==> flow/design.v <==
module FAdd(
    input rst,
    input clk,
    input  [31:0]               a,
    input  [31:0]               b,
    output reg [31:0]           c,
    output reg [2:0]           state
);
    parameter NAN = 32'b01111111100000000000000000000001;  
    parameter ZERO = 32'b0;  
    wire a_s = a[31];
    wire b_s = b[31];
    wire [7:0] a_e = a[30:23];
    wire [7:0] b_e = b[30:23];
    wire [22:0] a_m = a[22:0];
    wire [22:0] b_m = b[22:0];
    wire a_e_max = a_e == 8'b11111111;
    wire b_e_max = b_e == 8'b11111111;
    wire a_e_min = a_e == 8'b0;
    wire b_e_min = b_e == 8'b0;
    wire a_m_min = a_m == 23'b0;
    wire b_m_min = b_m == 23'b0;
    wire a_inf = a_e_max & a_m_min;
    wire b_inf = b_e_max & b_m_min;
    wire a_nan = a_e_max & ~a_m_min;
    wire b_nan = b_e_max & ~b_m_min;
    wire a_zero = a_e_min & a_m_min;
    wire b_zero = b_e_min & b_m_min;
    wire a_denorm = a_e_min & ~a_m_min;
    wire b_denorm = b_e_min & ~b_m_min;
    wire inverse = (a_s ^ b_s) & (a_e == b_e) & (a_m == b_m);
    wire special_case = a_nan | b_nan | a_inf | b_inf | a_zero | b_zero | inverse;
    wire [31:0] special_output = (a_nan | b_nan) ? NAN :
    a_inf ? ((b_inf & (a_s ^ b_s)) ? NAN : a) :
    b_inf ? b :
    a_zero ? ((b_zero & (a_s ^ b_s) ? ZERO : b)) :
    b_zero ? a :
    inverse ? ZERO : 32'hffffffff;
    reg a_sign;
    reg b_sign;
    reg [26:0] a_add;
    reg [26:0] b_add;
    reg [7:0] a_exp;
    reg [7:0] b_exp;
    parameter READ = 3'd0,
    ALIGN = 3'd1,
    ADD = 3'd2,
    NORM = 3'd3,
    DENORM = 3'd4,
    ROUND = 3'd5,
    PACK = 3'd6,
    OUTPUT = 3'd7;
    reg c_sign;
    reg[27:0] c_add;
    reg[7:0] c_exp;
always @(posedge clk) begin
if (!rst) begin
    state <= READ;
end
else begin
case (state)
READ: begin
    a_sign <= a_s;
    b_sign <= b_s;
    a_add <= {~a_denorm, a_m, 3'b0};
    b_add <= {~b_denorm, b_m, 3'b0};
    a_exp <= a_denorm ? 8'b1 : a_e;
    b_exp <= b_denorm ? 8'b1 : b_e;
    c <= special_output;
    state <= special_case ? OUTPUT : ALIGN;
end
ALIGN: begin
    if (a_exp > b_exp) begin
        b_exp <= b_exp + 1;
        b_add <= b_add >> 1;
        b_add[0] <= b_add[0] | b_add[1];  
    end else if (a_exp < b_exp) begin
        a_exp <= a_exp + 1;
        a_add <= a_add >> 1;
        a_add[0] <= a_add[0] | a_add[1];
    end else begin
        state <= ADD;
    end
end
ADD: begin
    c_exp <= a_exp;
    if (a_sign == b_sign) begin
        c_add <= a_add + b_add;
        c_sign <= a_sign;
    end else if (a_add > b_add) begin
        c_add <= a_add - b_add;
        c_sign <= a_sign;
    end else begin
        c_add <= b_add - a_add;
        c_sign <= b_sign;
    end
    state <= NORM;
end
NORM: begin
    if (c_add[27]) begin  
        c_exp <= c_exp + 1;
        c_add <= c_add >> 1;
        c_add[0] <= c_add[0] | c_add[1];
    end else if (~c_add[26] & c_exp != 8'b0) begin  
        c_exp <= c_exp - 1;
        c_add <= c_add << 1;
    end else begin
        state <= DENORM;
    end
end
DENORM: begin
    if (c_exp == 8'b0) begin  
        c_exp <= c_exp + 1;
        c_add <= c_add >> 1;
        c_add[0] <= c_add[0] | c_add[1];
    end
    state <= ROUND;
end
ROUND: begin
    if (c_add[2] & (c_add[1] | c_add[0] | c_add[3])) begin
        c_add <= c_add + 4'b1000;
    end
    state <= PACK;
end
PACK: begin
    c[31] <= c_sign;
    c[22:0] <= c_add[25:3];
    if (c_exp == 8'b11111111) begin  
        c[30:0] <= {8'b11111111, 23'b0};
    end else if (c_add[27]) begin  
        c[30:23] <= c_exp + 1;
    end else if (~c_add[26]) begin  
        c[30:23] <= c_exp - 1;
    end else begin
        c[30:23] <= c_exp;
    end
    state <= OUTPUT;
end
OUTPUT: begin
end
endcase
end
end
endmodule
From RTL to reports: FAdd
Tool output for the design above, in the order of the flow.
Line numbers count from 1 in the design file above.
Library cell names are shortened.
A cell with -- has no value.

design
  top = FAdd
  clock input = clk
  cell library = sky130hd
  library corner = tt_025C_1v80

Word level
Counts by Yosys on the flattened word-level netlist (proc, flatten, opt, wreduce; memories kept). Register bits leave out memories and registers merged into their read ports (data or address). Print and check cells are left out. Cells with the same type and inputs are merged into one.

cells by class
  add/subtract/negate cells = 8
  $mul = 0
  divide/modulo/power cells = 0
  $lt $le $gt $ge = 3
  equal/unequal tests = 21
  shifts and indexed selects = 0
  multiplexer cells = 58
  bitwise operators = 30
  reduce/logical cells = 21

operator list
  operator                                                          count
  32-bit 2-to-1 mux                                                 8
  27-bit 2-to-1 mux                                                 6
  27-bit case mux with 4-bit select                                 1
  26-bit case mux with 2-bit select                                 2
  8-bit 2-to-1 mux                                                  11
  26-bit 2-to-1 mux                                                 3
  27-bit by 27-bit subtractor with 28-bit output                    2
  8-bit case mux with 2-bit select                                  3
  23-bit zero test                                                  2
  23-bit case mux with 2-bit select                                 1
  27-bit by 27-bit adder with 28-bit output                         1
  28-bit by 4-bit adder with 28-bit output (second input constant)  1
  27-bit > comparator                                               1
  8-bit by 1-bit adder with 8-bit output (second input constant)    3
  8-bit equality test (second input constant)                       3
  8-bit zero test                                                   3
  8-bit case mux with 3-bit select                                  1
  23-bit equality test                                              1
  23-bit 2-to-1 mux                                                 1
  3-bit case mux with 7-bit select                                  1
  2-bit inequality test (second input constant)                     8
  3-bit 2-to-1 mux                                                  5
  1-bit AND                                                         14
  4-bit AND reduction                                               3
  1-bit 2-to-1 mux                                                  11
  1-bit bitwise OR                                                  10
  5-bit AND reduction                                               2
  3-bit equality test (second input constant)                       3

Not listed: further kinds 20, cells in them 30.

storage and ports
  register bits after elaboration = 144
  latch bits = 0
  memory bits (writable) = 0
  bits in read-only memories = 0
  clocked read ports x word width = 0
  memories = 0
  input port bits = 66
  output and inout bits = 35
  cells after elaboration = 153

Longest topological paths
Depth = most cells in a row (Yosys ltp): at word level without a register or memory, in the mapped netlist without a sequential cell, where the memories' decode and read muxes count.

logic depth
  depth in word-level cells = 11
  ABC_AREA = 0
  gate-level depth with buffers = 15
  depth with buffers taken out = 12

Synthesis result
Source: synth_stat.txt of the flow (Yosys; design flattened, memories mapped). It holds for the ABC_AREA given above (unset counts as 0); a run with the other value may have another netlist.
The area totals of this step are shown rounded.

cell types
  cell type  count  total area (µm²)
  edfxtp_1   141    4.23E+03
  ha_1       96     1.2E+03
  o21ai_0    131    655.629
  nand2_1    170    638.112
  xor2_1     57     499.229
  nor2_1     124    465.446
  a21oi_1    92     460.442
  inv_1      97     364.099
  xnor2_1    35     306.544
  clkbuf_1   75     281.52
  a22o_1     29     253.994
  nand3_1    46     230.221
  a21o_1     26     195.187
  a222oi_1   19     190.182
  nor3_1     37     185.178
  mux2i_1    18     180.173
  nor4_1     28     175.168
  nand4_1    22     137.632

Other cell types: 62; their cells: 299.

mapped netlist
  mapped cells = 1542
  chip area (Yosys) = 13000 µm²
  sequential area = 4290 µm²
  flip-flop cells = 144
  buffers = 92

Timing after synthesis
Path of least setup slack by OpenSTA after synthesis, without wires, with an ideal clock, recovery checks aside; 20% of the period is set as input and as output delay. Where synthesis merged equal registers, the netlist keeps one of their names.

path after synthesis
  path kind = input port to flip-flop
  from = input port rst
  to = register c[0]
  period = 10.0 ns
  external input delay = 2.000 ns
  setup time = 0.461 ns
  time at the first pin = 2.000 ns
  arrival time = 4.283 ns
  required time = 9.539 ns
  path slack = 5.256 ns
  path delay = 2.744 ns
  stages = 2
  synthesis period reached = 4.744 ns

"path delay" is the arrival time less input delay plus setup time.
"stages" counts driving pins, that of a launching flip-flop among them; a cell with two outputs on the path counts twice.
"synthesis period reached" is the clock period less the worst setup slack; recovery checks do not enter. This is arithmetic on one report: input and output delays are still those of the set period (20% each).
The rows between start and end are the longest chain of elaborated cells between them; the timing report does not say that the signal goes this way. Where chains are equally long, one stands for them.
Each line given opens the expression or statement behind the cell; cells for indexed reads and writes are added by Yosys, which also makes memories of some case tables.
A register here has more assigning lines than the two given.

on the way, after synthesis
  cell sequence = nand2b_1 > nor3_1
  cells in the longest elaborated chain = 1

RTL lines, path after synthesis
  item                 line  source
  start, declared      2     input rst,
  2-bit AND reduction  --
  end, assigned        69    c <= special_output;
  end, assigned        127   c[22:0] <= c_add[25:3];
  end, declared        6     output reg [31:0]           c,

Worst path after layout
From the final timing report of entry B: the path of least setup slack in the routed layout; clock arrival at registers is part of the times.

path post-layout
  path kind = input port to flip-flop
  from = input port b[0]
  to = register c[21]
  period = 5.65 ns
  external input delay = 1.13 ns
  setup time = 0.13 ns
  time at the first pin = 1.13 ns
  arrival time = 4.78 ns
  required time = 5.97 ns
  path slack = 1.19 ns
  stages = 9

The rows between start and end are the longest chain of elaborated cells between them; the timing report does not say that the signal goes this way. Where chains are equally long, one stands for them.
A register here has more assigning lines than the two given.

on the way, post-layout
  cell sequence = clkdlybuf4s50_1 > nor4_1 > nand4_1 > or3_1 > a221oi_2 > nor2_1 > buf_4 > o21ai_0 > a22o_1
  cells in the longest elaborated chain = 9

RTL lines, path post-layout
  item                               line  source
  start, declared                    5     input  [31:0]               b,
  23-bit equality test               31    wire inverse = (a_s ^ b_s) & (a_e == b_e) & (a_m == b_m);
  1-bit AND                          31
  32-bit 2-to-1 mux                  38    inverse ? ZERO : 32'hffffffff;
  32-bit 2-to-1 mux                  37    b_zero ? a :
  32-bit 2-to-1 mux                  36    a_zero ? ((b_zero & (a_s ^ b_s) ? ZERO : b)) :
  32-bit 2-to-1 mux                  35    b_inf ? b :
  32-bit 2-to-1 mux                  34    a_inf ? ((b_inf & (a_s ^ b_s)) ? NAN : a) :
  32-bit 2-to-1 mux                  33    wire [31:0] special_output = (a_nan | b_nan) ? NAN :
  23-bit case mux with 2-bit select  61    case (state)
  end, assigned                      69    c <= special_output;
  end, assigned                      127   c[22:0] <= c_add[25:3];
  end, declared                      6     output reg [31:0]           c,

## Implementation results

Settings and measured results of 6 stored flow runs for module FAdd (sky130hd), not sorted in any way. The constraints put input and output delay at 20% of the set period each and load the outputs with 0.01 pF.
"reached clock period": clock period set for the run, less the worst setup slack. It is reckoned from that one timing run; input and output delays stay at 20% of the period that was set.
"critical path time" is the time allowed to the run's worst setup path (the clock period less input and output delay, where it has them) less its slack. Clock arrival times count: a late capture clock shortens it, a late launch clock lengthens it.
"total design power" is the tool's figure for a default switching activity; nothing was simulated.
Values from the reports are rounded here.
A setting shown as - is not set for that run.
Results: - = not shown.

setting or result                      entry A  entry B                  entry C                 entry D                  entry E  entry F
ABC_AREA                               1        -                        1                       -                        0        1
CELL_PAD_IN_SITES_GLOBAL_PLACEMENT     2        -                        -                       -                        -        -
CORE_ASPECT_RATIO                      0.84     -                        0.67                    -                        -        0.67
CORE_MARGIN                            6        2                        4                       2                        2        9
CORE_UTILIZATION                       61       40                       40                      40                       47       40
CTS_CLUSTER_DIAMETER                   328      -                        244                     -                        -        181
CTS_CLUSTER_SIZE                       28       -                        -                       -                        -        -
GPL_TIMING_DRIVEN                      1        -                        0                       -                        -        0
MAX_ROUTING_LAYER                      met4     -                        -                       -                        met5     -
MIN_ROUTING_LAYER                      met2     -                        met1                    -                        -        met1
PLACE_DENSITY                          0.46     -                        -                       -                        -        -
SLEW_MARGIN                            10       20                       20                      20                       20       20
period_ns                              5.6      5.65                     3.3                     10.0                     2.97     3.3
CAP_MARGIN                             20       20                       20                      20                       20       40
CELL_PAD_IN_SITES_DETAIL_PLACEMENT     -        -                        1                       -                        2        2
GPL_ROUTABILITY_DRIVEN                 -        -                        0                       -                        -        0
PLACE_DENSITY_LB_ADDON                 -        -                        0.27                    -                        -        0.27
SETUP_SLACK_MARGIN                     -        -                        0.19                    -                        0.64     0.67
TNS_END_PERCENT                        -        -                        -                       -                        100      -
HOLD_SLACK_MARGIN                      -        -                        -                       -                        -        0.04
cell area after synthesis (µm²)        -        13000                    15600                   13000                    -        -
total design power (µW)                -        5300                     17600                   2920                     -        -
post-route setup TNS (ns)              -        0.000                    0.000                   0.000                    -        -
critical path time (ns)                -        3.33                     3.23                    3.27                     -        -
class of the worst setup path          -        input port to flip-flop  flip-flop to flip-flop  input port to flip-flop  -        -
total die area (µm²)                   -        34100                    42300                   34100                    -        -
post-route utilization (%)             -        46.7                     48.5                    46.3                     -        -
worst slack on setup checks (ns)       -        1.19                     0.072                   4.73                     -        -
standard-cell area after layout (µm²)  -        15100                    18400                   14900                    -        -
reached clock period (ns)              -        4.459                    3.228                   5.267                    -        -

Entry A: not finished: placement ended with error GPL-0301
Entry E: not finished: placement ended with error DPL-0033
Entry F: not finished: placement ended with error DPL-0033
